==> flow/design.v <==
module spi_transactor (
    input wire clk,
    input wire rst_n,
    input wire spi_clk_rising,
    input wire spi_clk_falling,
    input wire start,
    input wire [7:0] tx_data,
    output reg [7:0] rx_data,
    output reg done,
    output wire active,
    output reg spi_mosi,
    input wire spi_miso
);
    reg [7:0] tx_shift;
    reg [7:0] rx_shift;
    reg [3:0] bit_cnt;
    reg busy;
    assign active = busy;
    always @(posedge clk or negedge rst_n) begin
        if (!rst_n) begin
            spi_mosi <= 1'b1;
            rx_data  <= 8'h00;
            tx_shift <= 8'h00;
            rx_shift <= 8'h00;
            bit_cnt  <= 4'd0;
            done     <= 1'b0;
            busy     <= 1'b0;
        end else begin
            done <= 1'b0;
            if (start && !busy) begin
                busy     <= 1'b1;
                tx_shift <= tx_data;
                rx_shift <= 8'h00;
                bit_cnt  <= 4'd0;
                spi_mosi <= tx_data[7];   
            end
            else if (busy) begin
                if (spi_clk_rising) begin
                    rx_shift <= {rx_shift[6:0], spi_miso};
                    bit_cnt  <= bit_cnt + 1'd1;
                end
                if (spi_clk_falling) begin
                    if (bit_cnt == 4'd8) begin
                        rx_data  <= rx_shift;
                        done     <= 1'b1;
                        busy     <= 1'b0;
                        spi_mosi <= 1'b1;
                    end else begin
                        tx_shift <= {tx_shift[6:0], 1'b0};
                        spi_mosi <= tx_shift[6];
                    end
                end
            end
        end
    end
endmodule
module SD_Controller (
    input  wire        clk,
    input  wire        rst_n,
    input  wire [511:0] write_data,
    input  wire        write_data_ready,
    output reg  [511:0] read_data,
    output reg         read_ready,
    output reg         ready,
    output wire        spi_clk,
    output wire        spi_cs_n,
    output wire        spi_mosi,
    input  wire        spi_miso
);
parameter CLK_DIV            = 5;
parameter POWERUP_CLK_CYCLES = 80;
parameter CMD_RETRY_MAX      = 2000;
parameter BLOCK_BYTES        = 64;
parameter READ_TIMEOUT       = 1024;
reg [3:0] clk_div_cnt;
reg       spi_clk_reg;
reg       spi_clk_rise_reg;
reg       spi_clk_fall_reg;
wire      spi_active;
assign    spi_clk = spi_clk_reg;
always @(posedge clk or negedge rst_n) begin
    if (!rst_n) begin
        clk_div_cnt       <= 4'd0;
        spi_clk_reg       <= 1'b0;
        spi_clk_rise_reg  <= 1'b0;
        spi_clk_fall_reg  <= 1'b0;
    end else begin
        spi_clk_rise_reg  <= 1'b0;
        spi_clk_fall_reg  <= 1'b0;
        if (!spi_active) begin
            clk_div_cnt       <= 4'd0;
            spi_clk_reg       <= 1'b0;
        end else if (clk_div_cnt == (CLK_DIV-1)) begin
            clk_div_cnt       <= 4'd0;
            spi_clk_reg       <= ~spi_clk_reg;
            if (~spi_clk_reg) spi_clk_rise_reg <= 1'b1;
            else              spi_clk_fall_reg <= 1'b1;
        end else begin
            clk_div_cnt <= clk_div_cnt + 1'd1;
        end
    end
end
reg        tx_start;
reg  [7:0] tx_data;
wire [7:0] rx_data;
wire       tx_done;
wire       spi_mosi_wire;
assign     spi_mosi = spi_mosi_wire;
spi_transactor u_spi (
    .clk            (clk),
    .rst_n          (rst_n),
    .spi_clk_rising (spi_clk_rise_reg),
    .spi_clk_falling(spi_clk_fall_reg),
    .start          (tx_start),
    .tx_data        (tx_data),
    .rx_data        (rx_data),
    .done           (tx_done),
    .active         (spi_active),
    .spi_mosi       (spi_mosi_wire),
    .spi_miso       (spi_miso)
);
reg spi_cs_n_reg;
assign spi_cs_n = spi_cs_n_reg;
localparam
    S_IDLE          = 8'd0,
    S_POWERUP       = 8'd1,
    S_CMD0          = 8'd2, S_CMD0_SEND = 8'd3, S_CMD0_WAIT = 8'd4,
    S_CMD8          = 8'd5, S_CMD8_SEND = 8'd6, S_CMD8_WAIT = 8'd7,
    S_CMD59         = 8'd8, S_CMD59_SEND = 8'd9, S_CMD59_WAIT = 8'd10,
    S_CMD55         = 8'd11, S_CMD55_SEND = 8'd12, S_CMD55_WAIT = 8'd13,
    S_ACMD41        = 8'd14, S_ACMD41_SEND = 8'd15, S_ACMD41_WAIT = 8'd16,
    S_CMD58         = 8'd17, S_CMD58_SEND = 8'd18, S_CMD58_WAIT = 8'd19,
    S_CMD16         = 8'd20, S_CMD16_SEND = 8'd21, S_CMD16_WAIT = 8'd22,
    S_READ_CMD      = 8'd23, S_READ_SEND = 8'd24, S_READ_WAIT = 8'd25,
    S_READ_TOKEN    = 8'd26,
    S_READ_DATA     = 8'd27,
    S_WRITE_WAIT    = 8'd28,
    S_WRITE_CMD     = 8'd29, S_WRITE_SEND = 8'd30, S_WRITE_RWAIT = 8'd31,
    S_WRITE_TOKEN   = 8'd32,
    S_WRITE_DATA    = 8'd33,
    S_WRITE_RESP    = 8'd34,
    S_WRITE_BUSY    = 8'd35,
    S_ERROR         = 8'd99;
reg [15:0] powerup_cnt;
reg [15:0] retry_cnt;
reg [15:0] byte_cnt;
reg  [6:0] block_idx;
reg [15:0] timeout;
reg        waiting;
reg        is_sd2;
reg  [7:0] r7_resp[0:4];
reg [31:0] block_addr;
wire [7:0] write_byte;
reg  [7:0] rx_byte;
reg        resp_valid;
reg  [3:0] resp_idx;
reg  [7:0] resp_retry_cnt;
reg [15:0] resp_timeout_cnt;
reg  [7:0] resp_mask;
reg  [7:0] resp_value;
reg  [3:0] resp_bytes_needed;
reg  [7:0] next_state_after_resp;
integer i;
assign write_byte = write_data[511 - 8*block_idx[5:0] -: 8];
always @(posedge clk or negedge rst_n) begin
    if (!rst_n) rx_byte <= 8'hFF;
    else if (tx_done) rx_byte <= rx_data;
end
reg [7:0] state;
always @(posedge clk or negedge rst_n) begin
    if (!rst_n) begin
        state            <= S_IDLE;
        spi_cs_n_reg     <= 1'b1;
        tx_start         <= 1'b0;
        ready            <= 1'b0;
        read_ready       <= 1'b0;
        powerup_cnt      <= 16'd0;
        retry_cnt        <= 16'd0;
        byte_cnt         <= 16'd0;
        block_idx        <= 7'd0;
        timeout          <= 16'd0;
        waiting          <= 1'b0;
        is_sd2           <= 1'b0;
        block_addr       <= 32'd0;
        read_data        <= 512'd0;
        resp_idx         <= 4'd0;
        resp_valid       <= 1'b0;
        resp_retry_cnt   <= 8'd0;
        resp_timeout_cnt <= 16'd0;
        for (i = 0; i < 5; i = i + 1) r7_resp[i] <= 8'd0;
    end else begin
        tx_start   <= 1'b0;
        read_ready <= 1'b0;
        resp_valid <= 1'b0;
        case (state)
            S_IDLE: begin
                ready        <= 1'b0;
                spi_cs_n_reg <= 1'b1;
                state        <= S_POWERUP;
            end
            S_POWERUP: begin
                spi_cs_n_reg <= 1'b1;
                if (powerup_cnt < POWERUP_CLK_CYCLES) begin
                    if (!waiting) begin
                        tx_data  <= 8'hFF;
                        tx_start <= 1'b1;
                        waiting  <= 1'b1;
                    end else if (tx_done) begin
                        waiting     <= 1'b0;
                        powerup_cnt <= powerup_cnt + 1'd1;
                    end
                end else begin
                    state <= S_CMD0;
                end
            end
            S_CMD0: begin
                spi_cs_n_reg <= 1'b0;
                byte_cnt     <= 16'd0;
                waiting      <= 1'b0;
                resp_retry_cnt <= 8'd0;
                resp_timeout_cnt <= 16'd0;
                state        <= S_CMD0_SEND;
            end
            S_CMD0_SEND: begin
                if (!waiting && byte_cnt < 6) begin
                    case (byte_cnt)
                        0: tx_data <= 8'h40;
                        1: tx_data <= 8'h00;
                        2: tx_data <= 8'h00;
                        3: tx_data <= 8'h00;
                        4: tx_data <= 8'h00;
                        5: tx_data <= 8'h95;
                    endcase
                    tx_start <= 1'b1;
                    waiting  <= 1'b1;
                    byte_cnt <= byte_cnt + 1'd1;
                end else if (tx_done && waiting) begin
                    waiting <= 1'b0;
                    if (byte_cnt == 6) begin
                        resp_mask          <= 8'hFF;
                        resp_value         <= 8'h01;
                        resp_bytes_needed  <= 4'd1;
                        next_state_after_resp <= S_CMD8;
                        state              <= S_CMD0_WAIT;
                    end
                end
            end
            S_CMD0_WAIT: begin
                if (!waiting) begin
                    tx_data  <= 8'hFF;
                    tx_start <= 1'b1;
                    waiting  <= 1'b1;
                    resp_timeout_cnt <= resp_timeout_cnt + 1'd1;
                end else if (tx_done) begin
                    waiting <= 1'b0;
                    if (rx_byte != 8'hFF) begin
                        resp_timeout_cnt <= 16'd0;
                        if ((rx_byte & resp_mask) == resp_value) begin
                            r7_resp[0] <= rx_byte;
                            state      <= next_state_after_resp;
                        end else resp_retry_cnt <= resp_retry_cnt + 1'd1;
                    end else if (resp_timeout_cnt > 16'd1000) begin
                        resp_retry_cnt <= resp_retry_cnt + 1'd1;
                    end
                    if (resp_retry_cnt >= 8'd10) begin
                        retry_cnt <= retry_cnt + 1'd1;
                        if (retry_cnt > CMD_RETRY_MAX) state <= S_ERROR;
                        else state <= S_CMD0;
                    end
                end
            end
            S_CMD8: begin
                spi_cs_n_reg <= 1'b0;
                byte_cnt     <= 16'd0;
                waiting      <= 1'b0;
                resp_retry_cnt <= 8'd0;
                resp_timeout_cnt <= 16'd0;
                state        <= S_CMD8_SEND;
            end
            S_CMD8_SEND: begin
                if (!waiting && byte_cnt < 6) begin
                    case (byte_cnt)
                        0: tx_data <= 8'h48;
                        1: tx_data <= 8'h00;
                        2: tx_data <= 8'h00;
                        3: tx_data <= 8'h01;
                        4: tx_data <= 8'hAA;
                        5: tx_data <= 8'h87;
                    endcase
                    tx_start <= 1'b1;
                    waiting  <= 1'b1;
                    byte_cnt <= byte_cnt + 1'd1;
                end else if (tx_done && waiting) begin
                    waiting <= 1'b0;
                    if (byte_cnt == 6) begin
                        resp_mask          <= 8'hFF;
                        resp_value         <= 8'h01;
                        resp_bytes_needed  <= 4'd5;
                        next_state_after_resp <= S_CMD59;
                        resp_idx           <= 4'd0;
                        state              <= S_CMD8_WAIT;
                    end
                end
            end
            S_CMD8_WAIT: begin
                if (!waiting) begin
                    tx_data  <= 8'hFF;
                    tx_start <= 1'b1;
                    waiting  <= 1'b1;
                    resp_timeout_cnt <= resp_timeout_cnt + 1'd1;
                end else if (tx_done) begin
                    waiting <= 1'b0;
                    if (rx_byte != 8'hFF) begin
                        resp_timeout_cnt <= 16'd0;
                        if ((rx_byte & resp_mask) == resp_value) begin
                            r7_resp[resp_idx] <= rx_byte;
                            if (resp_idx == resp_bytes_needed-1) begin
                                if (r7_resp[0]==8'h01 && r7_resp[3]==8'h01 && r7_resp[4]==8'hAA)
                                    is_sd2 <= 1'b1;
                                state <= next_state_after_resp;
                            end else begin
                                resp_idx <= resp_idx + 1'd1;
                            end
                        end else resp_retry_cnt <= resp_retry_cnt + 1'd1;
                    end else if (resp_timeout_cnt > 16'd1000) begin
                        resp_retry_cnt <= resp_retry_cnt + 1'd1;
                    end
                    if (resp_retry_cnt >= 8'd10) begin
                        retry_cnt <= retry_cnt + 1'd1;
                        if (retry_cnt > CMD_RETRY_MAX) state <= S_ERROR;
                        else state <= S_CMD0;
                    end
                end
            end
            S_CMD59: begin
                spi_cs_n_reg <= 1'b0;
                byte_cnt     <= 16'd0;
                waiting      <= 1'b0;
                state        <= S_CMD59_SEND;
            end
            S_CMD59_SEND: begin
                if (!waiting && byte_cnt < 6) begin
                    case (byte_cnt)
                        0: tx_data <= 8'h7B;
                        1: tx_data <= 8'h00;
                        2: tx_data <= 8'h00;
                        3: tx_data <= 8'h00;
                        4: tx_data <= 8'h00;
                        5: tx_data <= 8'h01;
                    endcase
                    tx_start <= 1'b1;
                    waiting  <= 1'b1;
                    byte_cnt <= byte_cnt + 1'd1;
                end else if (tx_done && waiting) begin
                    waiting <= 1'b0;
                    if (byte_cnt == 6) begin
                        resp_mask          <= 8'hFF;
                        resp_value         <= 8'h00;
                        resp_bytes_needed  <= 4'd1;
                        next_state_after_resp <= S_CMD55;
                        state              <= S_CMD59_WAIT;
                    end
                end
            end
            S_CMD59_WAIT: begin
                if (!waiting) begin
                    tx_data  <= 8'hFF;
                    tx_start <= 1'b1;
                    waiting  <= 1'b1;
                    resp_timeout_cnt <= resp_timeout_cnt + 1'd1;
                end else if (tx_done) begin
                    waiting <= 1'b0;
                    if (rx_byte != 8'hFF) begin
                        resp_timeout_cnt <= 16'd0;
                        if ((rx_byte & resp_mask) == resp_value) begin
                            state <= next_state_after_resp;
                        end else resp_retry_cnt <= resp_retry_cnt + 1'd1;
                    end else if (resp_timeout_cnt > 16'd1000) begin
                        resp_retry_cnt <= resp_retry_cnt + 1'd1;
                    end
                    if (resp_retry_cnt >= 8'd10) begin
                        retry_cnt <= retry_cnt + 1'd1;
                        if (retry_cnt > CMD_RETRY_MAX) state <= S_ERROR;
                        else state <= S_CMD0;
                    end
                end
            end
            S_CMD55: begin
                spi_cs_n_reg <= 1'b0;
                byte_cnt     <= 16'd0;
                waiting      <= 1'b0;
                state        <= S_CMD55_SEND;
            end
            S_CMD55_SEND: begin
                if (!waiting && byte_cnt < 6) begin
                    case (byte_cnt)
                        0: tx_data <= 8'h77;
                        1: tx_data <= 8'h00;
                        2: tx_data <= 8'h00;
                        3: tx_data <= 8'h00;
                        4: tx_data <= 8'h00;
                        5: tx_data <= 8'h65;
                    endcase
                    tx_start <= 1'b1;
                    waiting  <= 1'b1;
                    byte_cnt <= byte_cnt + 1'd1;
                end else if (tx_done && waiting) begin
                    waiting <= 1'b0;
                    if (byte_cnt == 6) begin
                        resp_mask          <= 8'hFF;
                        resp_value         <= 8'h01;
                        resp_bytes_needed  <= 4'd1;
                        next_state_after_resp <= S_ACMD41;
                        state              <= S_CMD55_WAIT;
                    end
                end
            end
            S_CMD55_WAIT: begin
                if (!waiting) begin
                    tx_data  <= 8'hFF;
                    tx_start <= 1'b1;
                    waiting  <= 1'b1;
                    resp_timeout_cnt <= resp_timeout_cnt + 1'd1;
                end else if (tx_done) begin
                    waiting <= 1'b0;
                    if (rx_byte != 8'hFF) begin
                        resp_timeout_cnt <= 16'd0;
                        if ((rx_byte & resp_mask) == resp_value) begin
                            state <= next_state_after_resp;
                        end else resp_retry_cnt <= resp_retry_cnt + 1'd1;
                    end else if (resp_timeout_cnt > 16'd1000) begin
                        resp_retry_cnt <= resp_retry_cnt + 1'd1;
                    end
                    if (resp_retry_cnt >= 8'd10) begin
                        retry_cnt <= retry_cnt + 1'd1;
                        if (retry_cnt > CMD_RETRY_MAX) state <= S_ERROR;
                        else state <= S_CMD0;
                    end
                end
            end
            S_ACMD41: begin
                spi_cs_n_reg <= 1'b0;
                byte_cnt     <= 16'd0;
                waiting      <= 1'b0;
                retry_cnt    <= retry_cnt + 1'd1;
                if (retry_cnt > CMD_RETRY_MAX) state <= S_ERROR;
                else state <= S_ACMD41_SEND;
            end
            S_ACMD41_SEND: begin
                if (!waiting && byte_cnt < 6) begin
                    case (byte_cnt)
                        0: tx_data <= 8'h69;
                        1: tx_data <= is_sd2 ? 8'h40 : 8'h00;
                        2: tx_data <= 8'h00;
                        3: tx_data <= 8'h00;
                        4: tx_data <= 8'h00;
                        5: tx_data <= 8'h01;
                    endcase
                    tx_start <= 1'b1;
                    waiting  <= 1'b1;
                    byte_cnt <= byte_cnt + 1'd1;
                end else if (tx_done && waiting) begin
                    waiting <= 1'b0;
                    if (byte_cnt == 6) begin
                        resp_mask          <= 8'hFF;
                        resp_value         <= 8'h00;
                        resp_bytes_needed  <= 4'd1;
                        next_state_after_resp <= S_CMD58;
                        state              <= S_ACMD41_WAIT;
                    end
                end
            end
            S_ACMD41_WAIT: begin
                if (!waiting) begin
                    tx_data  <= 8'hFF;
                    tx_start <= 1'b1;
                    waiting  <= 1'b1;
                    resp_timeout_cnt <= resp_timeout_cnt + 1'd1;
                end else if (tx_done) begin
                    waiting <= 1'b0;
                    if (rx_byte != 8'hFF) begin
                        resp_timeout_cnt <= 16'd0;
                        if ((rx_byte & resp_mask) == resp_value) begin
                            state <= next_state_after_resp;
                        end else resp_retry_cnt <= resp_retry_cnt + 1'd1;
                    end else if (resp_timeout_cnt > 16'd1000) begin
                        resp_retry_cnt <= resp_retry_cnt + 1'd1;
                    end
                    if (resp_retry_cnt >= 8'd10) begin
                        retry_cnt <= retry_cnt + 1'd1;
                        if (retry_cnt > CMD_RETRY_MAX) state <= S_ERROR;
                        else state <= S_CMD0;
                    end
                end
            end
            S_CMD58: begin
                spi_cs_n_reg <= 1'b0;
                byte_cnt     <= 16'd0;
                waiting      <= 1'b0;
                state        <= S_CMD58_SEND;
            end
            S_CMD58_SEND: begin
                if (!waiting && byte_cnt < 6) begin
                    case (byte_cnt)
                        0: tx_data <= 8'h7A;
                        1: tx_data <= 8'h00;
                        2: tx_data <= 8'h00;
                        3: tx_data <= 8'h00;
                        4: tx_data <= 8'h00;
                        5: tx_data <= 8'hFF;
                    endcase
                    tx_start <= 1'b1;
                    waiting  <= 1'b1;
                    byte_cnt <= byte_cnt + 1'd1;
                end else if (tx_done && waiting) begin
                    waiting <= 1'b0;
                    if (byte_cnt == 6) begin
                        resp_mask          <= 8'hFF;
                        resp_value         <= 8'h00;
                        resp_bytes_needed  <= 4'd5;
                        next_state_after_resp <= S_CMD16;
                        resp_idx           <= 4'd0;
                        state              <= S_CMD58_WAIT;
                    end
                end
            end
            S_CMD58_WAIT: begin
                if (!waiting) begin
                    tx_data  <= 8'hFF;
                    tx_start <= 1'b1;
                    waiting  <= 1'b1;
                    resp_timeout_cnt <= resp_timeout_cnt + 1'd1;
                end else if (tx_done) begin
                    waiting <= 1'b0;
                    if (rx_byte != 8'hFF) begin
                        resp_timeout_cnt <= 16'd0;
                        if ((rx_byte & resp_mask) == resp_value) begin
                            r7_resp[resp_idx] <= rx_byte;
                            if (resp_idx == resp_bytes_needed-1) state <= next_state_after_resp;
                            else resp_idx <= resp_idx + 1'd1;
                        end else resp_retry_cnt <= resp_retry_cnt + 1'd1;
                    end else if (resp_timeout_cnt > 16'd1000) begin
                        resp_retry_cnt <= resp_retry_cnt + 1'd1;
                    end
                    if (resp_retry_cnt >= 8'd10) begin
                        retry_cnt <= retry_cnt + 1'd1;
                        if (retry_cnt > CMD_RETRY_MAX) state <= S_ERROR;
                        else state <= S_CMD0;
                    end
                end
            end
            S_CMD16: begin
                spi_cs_n_reg <= 1'b0;
                byte_cnt     <= 16'd0;
                waiting      <= 1'b0;
                state        <= S_CMD16_SEND;
            end
            S_CMD16_SEND: begin
                if (!waiting && byte_cnt < 6) begin
                    case (byte_cnt)
                        0: tx_data <= 8'h50;
                        1: tx_data <= 8'h00;
                        2: tx_data <= 8'h00;
                        3: tx_data <= 8'h00;
                        4: tx_data <= 8'h40;    
                        5: tx_data <= 8'hFF;
                    endcase
                    tx_start <= 1'b1;
                    waiting  <= 1'b1;
                    byte_cnt <= byte_cnt + 1'd1;
                end else if (tx_done && waiting) begin
                    waiting <= 1'b0;
                    if (byte_cnt == 6) begin
                        resp_mask          <= 8'hFF;
                        resp_value         <= 8'h00;
                        resp_bytes_needed  <= 4'd1;
                        next_state_after_resp <= S_READ_CMD;
                        state              <= S_CMD16_WAIT;
                    end
                end
            end
            S_CMD16_WAIT: begin
                if (!waiting) begin
                    tx_data  <= 8'hFF;
                    tx_start <= 1'b1;
                    waiting  <= 1'b1;
                    resp_timeout_cnt <= resp_timeout_cnt + 1'd1;
                end else if (tx_done) begin
                    waiting <= 1'b0;
                    if (rx_byte != 8'hFF) begin
                        resp_timeout_cnt <= 16'd0;
                        if ((rx_byte & resp_mask) == resp_value) begin
                            state <= next_state_after_resp;
                        end else resp_retry_cnt <= resp_retry_cnt + 1'd1;
                    end else if (resp_timeout_cnt > 16'd1000) begin
                        resp_retry_cnt <= resp_retry_cnt + 1'd1;
                    end
                    if (resp_retry_cnt >= 8'd10) begin
                        retry_cnt <= retry_cnt + 1'd1;
                        if (retry_cnt > CMD_RETRY_MAX) state <= S_ERROR;
                        else state <= S_CMD0;
                    end
                end
            end
            S_READ_CMD: begin
                spi_cs_n_reg <= 1'b0;
                byte_cnt     <= 16'd0;
                block_idx    <= 7'd0;
                timeout      <= 16'd0;
                read_data    <= 512'd0;
                waiting      <= 1'b0;
                state        <= S_READ_SEND;
            end
            S_READ_SEND: begin
                if (!waiting && byte_cnt < 6) begin
                    case (byte_cnt)
                        0: tx_data <= 8'h51;
                        1: tx_data <= block_addr[23:16];
                        2: tx_data <= block_addr[15:8];
                        3: tx_data <= block_addr[7:0];
                        4: tx_data <= 8'h00;
                        5: tx_data <= 8'h01;
                    endcase
                    tx_start <= 1'b1;
                    waiting  <= 1'b1;
                    byte_cnt <= byte_cnt + 1'd1;
                end else if (tx_done && waiting) begin
                    waiting <= 1'b0;
                    if (byte_cnt == 6) begin
                        resp_mask          <= 8'hFF;
                        resp_value         <= 8'h00;
                        resp_bytes_needed  <= 4'd1;
                        next_state_after_resp <= S_READ_TOKEN;
                        state              <= S_READ_WAIT;
                    end
                end
            end
            S_READ_WAIT: begin
                if (!waiting) begin
                    tx_data  <= 8'hFF;
                    tx_start <= 1'b1;
                    waiting  <= 1'b1;
                    resp_timeout_cnt <= resp_timeout_cnt + 1'd1;
                end else if (tx_done) begin
                    waiting <= 1'b0;
                    if (rx_byte != 8'hFF) begin
                        resp_timeout_cnt <= 16'd0;
                        if ((rx_byte & resp_mask) == resp_value) begin
                            state <= next_state_after_resp;
                        end else resp_retry_cnt <= resp_retry_cnt + 1'd1;
                    end else if (resp_timeout_cnt > 16'd1000) begin
                        resp_retry_cnt <= resp_retry_cnt + 1'd1;
                    end
                    if (resp_retry_cnt >= 8'd10) begin
                        retry_cnt <= retry_cnt + 1'd1;
                        if (retry_cnt > CMD_RETRY_MAX) state <= S_ERROR;
                        else state <= S_CMD0;
                    end
                end
            end
            S_READ_TOKEN: begin
                if (!waiting) begin
                    tx_data  <= 8'hFF;
                    tx_start <= 1'b1;
                    waiting  <= 1'b1;
                end else if (tx_done) begin
                    waiting <= 1'b0;
                    if (rx_byte == 8'hFE) begin
                        block_idx <= 7'd0;
                        state     <= S_READ_DATA;
                    end else begin
                        timeout <= timeout + 1'd1;
                        if (timeout > READ_TIMEOUT) state <= S_ERROR;
                    end
                end
            end
            S_READ_DATA: begin
                if (!waiting) begin
                    tx_data  <= 8'hFF;
                    tx_start <= 1'b1;
                    waiting  <= 1'b1;
                end else if (tx_done) begin
                    waiting <= 1'b0;
                    read_data[511 - 8*block_idx -: 8] <= rx_byte;
                    if (block_idx == 7'd63) state <= S_WRITE_WAIT;
                    else block_idx <= block_idx + 1'd1;
                end
            end
            S_WRITE_WAIT: begin
                ready <= 1'b1;
                if (write_data_ready) begin
                    ready        <= 1'b0;
                    spi_cs_n_reg <= 1'b0;
                    byte_cnt     <= 16'd0;
                    block_idx    <= 7'd0;
                    waiting      <= 1'b0;
                    state        <= S_WRITE_CMD;
                end
            end
            S_WRITE_CMD: begin
                state <= S_WRITE_SEND;
            end
            S_WRITE_SEND: begin
                if (!waiting && byte_cnt < 6) begin
                    case (byte_cnt)
                        0: tx_data <= 8'h58;
                        1: tx_data <= block_addr[23:16];
                        2: tx_data <= block_addr[15:8];
                        3: tx_data <= block_addr[7:0];
                        4: tx_data <= 8'h00;
                        5: tx_data <= 8'h01;
                    endcase
                    tx_start <= 1'b1;
                    waiting  <= 1'b1;
                    byte_cnt <= byte_cnt + 1'd1;
                end else if (tx_done && waiting) begin
                    waiting <= 1'b0;
                    if (byte_cnt == 6) begin
                        resp_mask          <= 8'hFF;
                        resp_value         <= 8'h00;
                        resp_bytes_needed  <= 4'd1;
                        next_state_after_resp <= S_WRITE_TOKEN;
                        state              <= S_WRITE_RWAIT;
                    end
                end
            end
            S_WRITE_RWAIT: begin
                if (!waiting) begin
                    tx_data  <= 8'hFF;
                    tx_start <= 1'b1;
                    waiting  <= 1'b1;
                    resp_timeout_cnt <= resp_timeout_cnt + 1'd1;
                end else if (tx_done) begin
                    waiting <= 1'b0;
                    if (rx_byte != 8'hFF) begin
                        resp_timeout_cnt <= 16'd0;
                        if ((rx_byte & resp_mask) == resp_value) begin
                            state <= next_state_after_resp;
                        end else resp_retry_cnt <= resp_retry_cnt + 1'd1;
                    end else if (resp_timeout_cnt > 16'd1000) begin
                        resp_retry_cnt <= resp_retry_cnt + 1'd1;
                    end
                    if (resp_retry_cnt >= 8'd10) begin
                        retry_cnt <= retry_cnt + 1'd1;
                        if (retry_cnt > CMD_RETRY_MAX) state <= S_ERROR;
                        else state <= S_CMD0;
                    end
                end
            end
            S_WRITE_TOKEN: begin
                if (!waiting) begin
                    tx_data  <= 8'hFE;
                    tx_start <= 1'b1;
                    waiting  <= 1'b1;
                end else if (tx_done) begin
                    waiting <= 1'b0;
                    state   <= S_WRITE_DATA;
                end
            end
            S_WRITE_DATA: begin
                if (!waiting) begin
                    tx_data  <= write_byte;
                    tx_start <= 1'b1;
                    waiting  <= 1'b1;
                end else if (tx_done) begin
                    waiting <= 1'b0;
                    if (block_idx == 7'd63) state <= S_WRITE_RESP;
                    else block_idx <= block_idx + 1'd1;
                end
            end
            S_WRITE_RESP: begin
                if (!waiting) begin
                    tx_data  <= 8'hFF;
                    tx_start <= 1'b1;
                    waiting  <= 1'b1;
                end else if (tx_done) begin
                    waiting <= 1'b0;
                    if ((rx_byte & 8'h1F) == 8'h05) state <= S_WRITE_BUSY;
                end
            end
            S_WRITE_BUSY: begin
                if (!waiting) begin
                    tx_data  <= 8'hFF;
                    tx_start <= 1'b1;
                    waiting  <= 1'b1;
                end else if (tx_done) begin
                    waiting <= 1'b0;
                    if (rx_byte == 8'hFF) begin
                        block_addr <= block_addr + 32'd64;
                        spi_cs_n_reg <= 1'b1;
                        read_ready   <= 1'b1;
                        state        <= S_READ_CMD;
                    end
                end
            end
            S_ERROR: begin
                ready        <= 1'b0;
                spi_cs_n_reg <= 1'b1;
            end
            default: state <= S_ERROR;
        endcase
    end
end
endmodule
module regfile_1024bit (
    input  wire         clk,        
    input  wire         rw,         
    input  wire         sel,        
    input  wire [511:0] data_in,    
    output reg  [511:0] data_out    
);
    reg [1023:0] regfile;
    always @(posedge clk) begin
        if (rw) begin
            if (sel) begin
                regfile[1023:512] <= data_in;   
            end else begin
                regfile[511:0]   <= data_in;    
	    end
        end else begin
            if (sel) begin
                data_out <= regfile[1023:512];  
            end else begin 
                data_out <= regfile[511:0];     
       	    end 
	end
    end
endmodule
module xorEncr (clk, rst, start, rw_flag, done,
sd_data_in, sd_data_out, sd_data_valid, sd_ready, 
reg_file_rw, reg_file_sel, reg_file_data_out);
    parameter DATA_WIDTH = 512; 
    parameter KEY_WIDTH = 512; 
    input wire clk;
    input wire rst;
    input wire start;  
    input wire rw_flag;  
    output wire done;  
    input wire [DATA_WIDTH-1:0] sd_data_in;  
    output reg [DATA_WIDTH-1:0] sd_data_out;  
    input wire sd_data_valid;  
    input wire sd_ready;  
    output reg reg_file_rw;  
    output reg reg_file_sel;  
    input wire [KEY_WIDTH-1:0] reg_file_data_out;  
    localparam IDLE            = 4'b0000;
    localparam READ_DATA       = 4'b0001;
    localparam READ_KEY        = 4'b0010;
    localparam WAIT_KEY        = 4'b0011;
    localparam ENCRYPT         = 4'b0100;
    localparam WRITE_ENCRYPTED = 4'b0101;
    localparam READ_ENCRYPTED  = 4'b0110;
    localparam DECRYPT         = 4'b0111;
    localparam WRITE_DECRYPTED = 4'b1000;
    localparam DONE_STATE      = 4'b1001;
    reg [3:0] state, next_state;
    reg [DATA_WIDTH-1:0] data_buffer;       
    reg [KEY_WIDTH-1:0] key_buffer;         
    reg [DATA_WIDTH-1:0] result_buffer;     
    assign done = (state == DONE_STATE);   
    always @(posedge clk) begin
        if (rst) begin
            state <= IDLE;
            data_buffer <= {DATA_WIDTH{1'b0}};
            key_buffer <= {KEY_WIDTH{1'b0}};
            result_buffer <= {DATA_WIDTH{1'b0}};
        end else begin
            state <= next_state;
            case (state)
                READ_DATA: begin
                    if (sd_data_valid)
                        data_buffer <= sd_data_in;   
                end
                READ_ENCRYPTED: begin
                    if (sd_data_valid)
                        data_buffer <= sd_data_in;   
                end
                WAIT_KEY: begin
                    key_buffer <= reg_file_data_out;   
                end
                ENCRYPT: begin
                    result_buffer <= data_buffer ^ key_buffer;   
                end
                DECRYPT: begin
                    result_buffer <= data_buffer ^ key_buffer;   
                end
            endcase
        end
    end
    always @(*) begin
        next_state = state;
        sd_data_out = result_buffer;
        reg_file_rw = 1'b0;
        reg_file_sel = 1'b0;
        case (state)
            IDLE: begin
                if (start) begin
                    if (rw_flag == 1'b1)
                        next_state = READ_DATA;       
                    else
                        next_state = READ_ENCRYPTED;  
                end
            end
            READ_DATA: begin
                if (sd_data_valid)
                    next_state = READ_KEY;
            end
            READ_KEY: begin
                reg_file_rw = 1'b0;    
                reg_file_sel = 1'b0;   
                next_state = WAIT_KEY;
            end
            WAIT_KEY: begin
                next_state = ENCRYPT;
            end
            ENCRYPT: begin
                next_state = WRITE_ENCRYPTED;
            end
            WRITE_ENCRYPTED: begin
                sd_data_out = result_buffer;   
                if (sd_ready)
                    next_state = DONE_STATE;
            end
            READ_ENCRYPTED: begin
                if (sd_data_valid)
                    next_state = READ_KEY;
            end
            DECRYPT: begin
                next_state = WRITE_DECRYPTED;
            end
            WRITE_DECRYPTED: begin
                sd_data_out = result_buffer;   
                if (sd_ready)
                    next_state = DONE_STATE;
            end
            DONE_STATE: begin
                next_state = IDLE;
            end
            default: begin
                next_state = IDLE;
            end
        endcase
    end
endmodule
module sd_encr_device (
    input wire clk,                     
    input wire rst,                     
    input wire start,                   
    input wire rw_flag,                 
    output wire done,                   
    output wire sd_clk,
    output wire sd_cs_n,
    output wire sd_mosi,
    input  wire sd_miso,
    input wire key_rw,                  
    input wire key_sel,                 
    input wire [511:0] key_data_in,     
    output wire [511:0] key_data_out    
);
    wire sd_ready;
    wire sd_read_ready;
    wire sd_write_data_ready;
    wire [511:0] sd_data_in;
    wire [511:0] sd_data_out;
    reg xor_start;
    wire xor_done;
    wire [511:0] xor_sd_data_in;
    wire xor_sd_data_valid;
    wire xor_sd_ready;
    wire [511:0] xor_sd_data_out;
    wire reg_file_rw;
    wire reg_file_sel;
    wire [511:0] reg_file_data_out;
    reg sd_write_trigger;
    SD_Controller u_sd_controller (
        .clk              (clk),
        .rst_n            (~rst),
        .write_data       (sd_data_out),
        .write_data_ready (sd_write_data_ready),
        .read_data        (sd_data_in),
        .read_ready       (sd_read_ready),
        .ready            (sd_ready),
        .spi_clk          (sd_clk),
        .spi_cs_n         (sd_cs_n),
        .spi_mosi         (sd_mosi),
        .spi_miso         (sd_miso)
    );
    xorEncr #(
        .DATA_WIDTH(512),
        .KEY_WIDTH(512)
    ) u_xor_encr (
        .clk              (clk),
        .rst              (rst),
        .start            (xor_start),
        .rw_flag          (rw_flag),
        .done             (xor_done),
        .sd_data_in       (xor_sd_data_in),
        .sd_data_out      (xor_sd_data_out),
        .sd_data_valid    (xor_sd_data_valid),
        .sd_ready         (xor_sd_ready),
        .reg_file_rw      (reg_file_rw),
        .reg_file_sel     (reg_file_sel),
        .reg_file_data_out(reg_file_data_out)
    );
    regfile_1024bit u_regfile (
        .clk        (clk),
        .rw         (key_rw | reg_file_rw),         
        .sel        (key_sel & ~reg_file_rw),       
        .data_in    (key_data_in),
        .data_out   (key_data_out)
    );
    assign reg_file_data_out = key_data_out;
    localparam T_IDLE        = 3'd0;
    localparam T_WAIT_SD     = 3'd1;
    localparam T_TRIGGER_XOR = 3'd2;
    localparam T_WAIT_XOR    = 3'd3;
    localparam T_TRIGGER_SD  = 3'd4;
    localparam T_DONE        = 3'd5;
    reg [2:0] top_state, top_next;
    always @(posedge clk or posedge rst) begin
        if (rst)
            top_state <= T_IDLE;
        else
            top_state <= top_next;
    end
    always @(*) begin
        top_next = top_state;
        xor_start = 1'b0;
        sd_write_trigger = 1'b0;
        case (top_state)
            T_IDLE: begin
                if (start && sd_ready) begin
                    top_next = T_WAIT_SD;
                end
            end
            T_WAIT_SD: begin
                if (rw_flag) begin  
                    if (sd_ready)
                        top_next = T_TRIGGER_XOR;
                end else begin 
                    top_next = T_TRIGGER_XOR;
                end
            end
            T_TRIGGER_XOR: begin
                xor_start = 1'b1;
                top_next = T_WAIT_XOR;
            end
            T_WAIT_XOR: begin
                if (xor_done) begin
                    if (rw_flag)  
                        top_next = T_TRIGGER_SD;
                    else         
                        top_next = T_TRIGGER_SD;
                end
            end
            T_TRIGGER_SD: begin
                sd_write_trigger = 1'b1;
                if (sd_ready)
                    top_next = T_DONE;
            end
            T_DONE: begin
                top_next = T_IDLE;
            end
            default: top_next = T_IDLE;
        endcase
    end
    assign xor_sd_data_in    = sd_data_in;
    assign xor_sd_data_valid = sd_ready;
    assign xor_sd_ready      = sd_ready;
    assign sd_data_out       = xor_sd_data_out;
    assign sd_write_data_ready = sd_write_trigger;
    assign done = (top_state == T_DONE);
endmodule
== From RTL to reports: sd_encr_device ==
What the tools print for sd_encr_device, step after step.
Line numbers count from 1 in the design file above.
Cell names lack the library's common part.
The mark -- stands for no value.
Set-up
  top: sd_encr_device
  clock port: clk
  cell library: sky130hd
  library corner: tt_025C_1v80

== Word level ==
Counts by Yosys on the flattened word-level netlist (proc, flatten, opt, wreduce). Print and check cells are left out.
Word-level totals
  register bits: 3840
  bits in latches: 0
  RAM bits: 0
  memory bits (read-only): 0
  word width x clocked read ports: 0
  memory cells: 0
  bits of input ports: 519
  output and inout bits: 516
  elaborated cells: 619
Operators by class
  add/subtract/negate cells: 19
  multipliers: 0
  div/mod/pow operators: 0
  magnitude comparators: 6
  eq/ne operators: 194
  shifts and indexed selects: 3
  mux-type cells: 259
  bitwise operators: 10
  reduce/logical cells: 84
Operator list (number)
  512-bit 2-to-1 mux: 5
  8-bit 2-to-1 mux: 137
  512-bit case mux with 2-bit select: 1
  512-bit by 32-bit indexed select with 8-bit output: 1
  512-bit bitwise AND: 1
  512-bit OR: 1
  512-bit XOR: 1
  512-bit NOT: 1
  8-bit by 33-bit variable shift with 512-bit output: 1
  8-bit by 33-bit variable shift with 512-bit output (first input constant): 1
  8-bit case mux with 30-bit select: 1
  16-bit 2-to-1 mux: 11
  2-bit by 1-bit != test with 1-bit output (second input constant): 73
  8-bit by 5-bit equality test with 1-bit output (second input constant): 16
  8-bit case mux with 13-bit select: 1
  7-bit 2-to-1 mux: 14
  8-bit case mux with 6-bit select: 2
  16-bit case mux with 2-bit select: 3
  8-bit case mux with 3-bit select: 4
  4-bit 2-to-1 mux: 22
  16-bit by 1-bit adder with 16-bit output (second input constant): 5
  8-bit case mux with 9-bit select: 1
  32-bit by 1-bit adder with 32-bit output (second input constant): 2
  32-bit by 4-bit subtractor with 32-bit output (second input constant): 2
  8-bit by 4-bit equality test with 1-bit output (second input constant): 8
  8-bit case mux with 4-bit select: 2
  2-bit != test (second input constant): 30
  56-bit AND reduction: 1
Other operator kinds: 91; their cells: 227.

== Longest topological paths ==
Yosys ltp: most cells in a row. Word level: on the elaborated netlist, between registers, memories and ports. Mapped: between sequential cells and ports; inverters and the memories' decode and read muxes count.
Logic depth
  depth after elaboration: 11
  ABC_AREA: 0
  depth in mapped cells: 13
  gate-level depth less buffers: 11

== Synthesis result ==
Source: synth_stat.txt of the flow (Yosys; design flattened, memories mapped). It holds for the ABC_AREA given above (unset counts as 0); a run with the other value may have another netlist.
Cells by type
  edfxtp_1: number 1551, total area 4.66E+04 µm²
  dfxtp_1: number 1548, total area 3.1E+04 µm²
  dfrtp_1: number 705, total area 1.76E+04 µm²
  mux2_2: number 537, total area 6047.05 µm²
  mux2i_1: number 570, total area 5.71E+03 µm²
  xnor2_1: number 558, total area 4.89E+03 µm²
  a22o_1: number 525, total area 4598.16 µm²
  nand2_1: number 1185, total area 4.45E+03 µm²
  nor2_1: number 1183, total area 4.44E+03 µm²
  a211oi_1: number 530, total area 3.98E+03 µm²
  a21oi_1: number 624, total area 3.12E+03 µm²
  mux4_2: number 120, total area 2.7E+03 µm²
  clkbuf_1: number 555, total area 2.08E+03 µm²
  ha_1: number 30, total area 375.36 µm²
  o21ai_0: number 71, total area 355.341 µm²
  buf_1: number 89, total area 334.07 µm²
  nand3_1: number 59, total area 295.283 µm²
  dfstp_2: number 11, total area 289.027 µm²
Other cell types: 75; their cells: 625.
Mapped netlist
  cell count: 11076
  chip area (Yosys): 143182.3 µm²
  sequential area: 95495.3 µm²
  flip-flop cells: 3815
  buffers: 694
By module: a second synthesis without flattening, with its own total; a netlist apart from the flattened one above.
Unflattened totals
  cell total of the unflattened synthesis: 11015
  area (unflattened synthesis): 154044.0 µm²
Rows give one instance, submodules left out.
Modules
  xorEncr: times used 1, cells 6121, area 64708.3 µm², sequential area 30929.7 µm²
  regfile_1024bit: times used 1, cells 2108, area 54307.1 µm², sequential area 46124.2 µm²
  SD_Controller: times used 1, cells 2671, area 33404.5 µm², sequential area 17563.1 µm²
  spi_transactor: times used 1, cells 95, area 1392.6 µm², sequential area 752.0 µm²
  sd_encr_device: times used 1, cells 20, area 231.5 µm², sequential area 151.4 µm²

== Worst setup path after synthesis ==
Source: OpenSTA report_checks on the synthesized netlist (no wires, ideal clock, input and output delay 20% of the period each), path of least setup slack; recovery checks are left aside. Register names are those of the netlist, which keeps one name where synthesis merged equal registers.
Path post-synthesis
  path kind: input to register
  start point: input port key_rw
  end point: register u_regfile.regfile[0]
  period: 10.0 ns
  input delay: 2.000 ns
  setup time: 7.973 ns
  launch time at the first pin: 2.000 ns
  data arrival time: 74.331 ns
  data required time: 2.027 ns
  path slack: -72.305 ns
  path delay: 80.304 ns
  driving pins on the path: 2
  buffers on the path: 0
  synthesis period reached: 82.305 ns
"path delay" = arrival - input delay + setup time.
"driving pins on the path" counts driving pins, that of a launching flip-flop among them; a cell with two outputs on the path counts twice.
"synthesis period reached" is the clock period less the worst setup slack; recovery checks do not enter. This is arithmetic on one report: input and output delays are still those of the set period (20% each).
The rows between start and end are the longest chain of elaborated cells between them; the timing report does not say that the signal goes this way. Where chains are equally long, one stands for them.
A line is the first line of the expression or statement that the cell stems from. Yosys adds cells for indexed reads and writes and turns some case tables into memories.
Between the ends, post-synthesis
  path through: inv_1 -> nor2_1
  length of the longest elaborated chain: 1
  elaborated cells between the ends (all ways): 1
  RTL lines with such cells: 0
  those cells by class: reduce/logical: 1
RTL lines, path post-synthesis
  start: declaration: RTL line 955  | input wire key_rw,
  2-bit AND reduction
  end: assignment: RTL line 818  | regfile[511:0]   <= data_in;
  end: declaration: RTL line 812  | reg [1023:0] regfile;

== Path in the finished layout ==
From the final timing report of stored run 1: the path of least setup slack in the routed layout; clock arrival at registers is part of the times.
Path after layout
  path kind: register to register
  start point: register u_sd_controller.block_idx[0]
  end point: register u_sd_controller.tx_data[1]
  period: 6.82 ns
  setup time: 0.23 ns
  launch time at the first pin: 1.06 ns
  data arrival time: 7.15 ns
  data required time: 7.63 ns
  path slack: 0.47 ns
  driving pins on the path: 12
  buffers on the path: 5
The rows between start and end are the longest chain of elaborated cells between them; the timing report does not say that the signal goes this way. Where chains are equally long, one stands for them.
At most two assigning lines are given for a register; there are more.
Between the ends, after layout
  path through: dfrtp_1 -> buf_2 -> buf_4 -> buf_6 -> buf_4 -> buf_4 -> mux2i_1 -> o221ai_1 -> o22ai_1 -> a211oi_1 -> o21ai_0 -> nand4_1
  length of the longest elaborated chain: 6
  elaborated cells between the ends (all ways): 6
  RTL lines with such cells: 3
  those cells by class: add/sub: 3; shift: 1; mux: 2
RTL lines, path after layout
  start: declaration: RTL line 147  | reg  [6:0] block_idx;
  start: assignment: RTL line 686  | else block_idx <= block_idx + 1'd1;
  start: assignment: RTL line 768  | else block_idx <= block_idx + 1'd1;
  9-bit by 9-bit subtractor with 10-bit output: RTL line 164  | assign write_byte = write_data[511 - 8*block_idx[5:0] -: 8];
  32-bit by 1-bit adder with 32-bit output: RTL line 164
  32-bit by 4-bit subtractor with 32-bit output: RTL line 164
  512-bit by 32-bit indexed select with 8-bit output: RTL line 164
  8-bit 2-to-1 mux: RTL line 761  | if (!waiting) begin
  8-bit case mux with 13-bit select: RTL line 195  | case (state)
  end: assignment: RTL line 453  | 1: tx_data <= is_sd2 ? 8'h40 : 8'h00;
  end: assignment: RTL line 618  | 1: tx_data <= block_addr[23:16];
  end: declaration: RTL line 104  | reg  [7:0] tx_data;

3 stored runs of sd_encr_device in the flow (synthesis by Yosys, layout by OpenROAD, sky130hd cells), in arbitrary order. Constraints: input delay and output delay 20% of the set period each, output load 0.01 pF.
By "achieved clock period (ns)" is meant the clock period of the run minus its worst setup slack. This is arithmetic on one report: input and output delays are still those of the set period (20% each).
By "worst setup path time (ns)" is meant the share of the clock period that the worst setup path is allowed (20% is reserved at inputs, 20% at outputs), minus its slack. Clock arrival times at its registers enter into it.
"finish__power__total": no workload was simulated; the value follows from the tool's default switching activity.

Flow files of stored run 1
==> flow/run.sh <==
#!/bin/bash
# the make line also repeats the synthesis and layout settings of config.mk as NAME=value (left out here)
make -C /OpenROAD-flow-scripts/flow DESIGN_CONFIG=/design/flow/config.mk WORK_HOME=/design/flow/orfs CLKGATE_MAP_FILE= finish
==> flow/config.mk <==
export PLATFORM = sky130hd
export DESIGN_NAME = sd_encr_device
export DESIGN_NICKNAME = sd_encr_device
export VERILOG_FILES = /design/flow/design.v
export SDC_FILE = /design/flow/constraint.sdc
export NUM_CORES = 4
export LEC_CHECK = 0
export ABC_AREA = 0
export CAP_MARGIN = 35
export CELL_PAD_IN_SITES_GLOBAL_PLACEMENT = 1
export CORE_MARGIN = 8
export CORE_UTILIZATION = 25
export CTS_CLUSTER_DIAMETER = 332
export CTS_CLUSTER_SIZE = 77
export GPL_TIMING_DRIVEN = 0
export MIN_ROUTING_LAYER = met2
export PLACE_DENSITY = 0.44
export SETUP_SLACK_MARGIN = -0.64
export SLEW_MARGIN = 20
export TNS_END_PERCENT = 90
==> flow/constraint.sdc <==
create_clock -name core_clock -period 6.82 [get_ports {clk}]
set_input_delay 1.3640 -clock core_clock [delete_from_list [all_inputs] [get_ports {clk}]]
set_output_delay 1.3640 -clock core_clock [all_outputs]
set_load 0.01 [all_outputs]

report of stored run 1
yosys chip area after synthesis (um^2): 143182.3
finish__design__die__area: 597204.0
finish__design__instance__area__stdcell: 169934.0
finish__design__instance__utilization: 0.2972
finish__timing__setup__ws: 0.474
finish__timing__setup__tns: 0.000
finish__timing__hold__ws: 0.450
finish__power__total: 3.601e-02
achieved clock period (ns): 6.346
worst setup path time (ns): 6.35
worst setup path kind: register to register

Flow files of stored run 2
==> flow/run.sh <==
#!/bin/bash
# the make line also repeats the synthesis and layout settings of config.mk as NAME=value (left out here)
make -C /OpenROAD-flow-scripts/flow DESIGN_CONFIG=/design/flow/config.mk WORK_HOME=/design/flow/orfs CLKGATE_MAP_FILE= finish
==> flow/config.mk <==
export PLATFORM = sky130hd
export DESIGN_NAME = sd_encr_device
export DESIGN_NICKNAME = sd_encr_device
export VERILOG_FILES = /design/flow/design.v
export SDC_FILE = /design/flow/constraint.sdc
export NUM_CORES = 4
export LEC_CHECK = 0
export CAP_MARGIN = 20
export CORE_MARGIN = 2
export CORE_UTILIZATION = 45
export PLACE_DENSITY_LB_ADDON = 0.2
export SLEW_MARGIN = 20
==> flow/constraint.sdc <==
create_clock -name core_clock -period 9.56 [get_ports {clk}]
set_input_delay 1.9120 -clock core_clock [delete_from_list [all_inputs] [get_ports {clk}]]
set_output_delay 1.9120 -clock core_clock [all_outputs]
set_load 0.01 [all_outputs]

report of stored run 2
yosys chip area after synthesis (um^2): 143182.3
finish__design__die__area: 322709.0
finish__design__instance__area__stdcell: 170851.0
finish__design__instance__utilization: 0.5385
finish__timing__setup__ws: 2.639
finish__timing__setup__tns: 0.000
finish__timing__hold__ws: 0.380
finish__power__total: 3.481e-02
achieved clock period (ns): 6.921
worst setup path time (ns): 6.92
worst setup path kind: register to register

Flow files of stored run 3
==> flow/run.sh <==
#!/bin/bash
# the make line also repeats the synthesis and layout settings of config.mk as NAME=value (left out here)
make -C /OpenROAD-flow-scripts/flow DESIGN_CONFIG=/design/flow/config.mk WORK_HOME=/design/flow/orfs CLKGATE_MAP_FILE= finish
==> flow/config.mk <==
export PLATFORM = sky130hd
export DESIGN_NAME = sd_encr_device
export DESIGN_NICKNAME = sd_encr_device
export VERILOG_FILES = /design/flow/design.v
export SDC_FILE = /design/flow/constraint.sdc
export NUM_CORES = 4
export LEC_CHECK = 0
export ABC_AREA = 0
export CAP_MARGIN = 20
export CELL_PAD_IN_SITES_GLOBAL_PLACEMENT = 2
export CORE_ASPECT_RATIO = 1.81
export CORE_MARGIN = 8
export CORE_UTILIZATION = 25
export CTS_CLUSTER_DIAMETER = 332
export CTS_CLUSTER_SIZE = 72
export GPL_TIMING_DRIVEN = 0
export HOLD_SLACK_MARGIN = 0.08
export MIN_ROUTING_LAYER = met2
export PLACE_DENSITY_LB_ADDON = 0.16
export SETUP_SLACK_MARGIN = -1.19
export SLEW_MARGIN = 15
export TNS_END_PERCENT = 60
==> flow/constraint.sdc <==
create_clock -name core_clock -period 12.4 [get_ports {clk}]
set_input_delay 2.4800 -clock core_clock [delete_from_list [all_inputs] [get_ports {clk}]]
set_output_delay 2.4800 -clock core_clock [all_outputs]
set_load 0.01 [all_outputs]

report of stored run 3
yosys chip area after synthesis (um^2): 143182.3
finish__design__die__area: 598274.0
finish__design__instance__area__stdcell: 168848.0
finish__design__instance__utilization: 0.2953
finish__timing__setup__ws: 6.168
finish__timing__setup__tns: 0.000
finish__timing__hold__ws: 0.466
finish__power__total: 1.983e-02
achieved clock period (ns): 6.232
worst setup path time (ns): 6.23
worst setup path kind: register to register
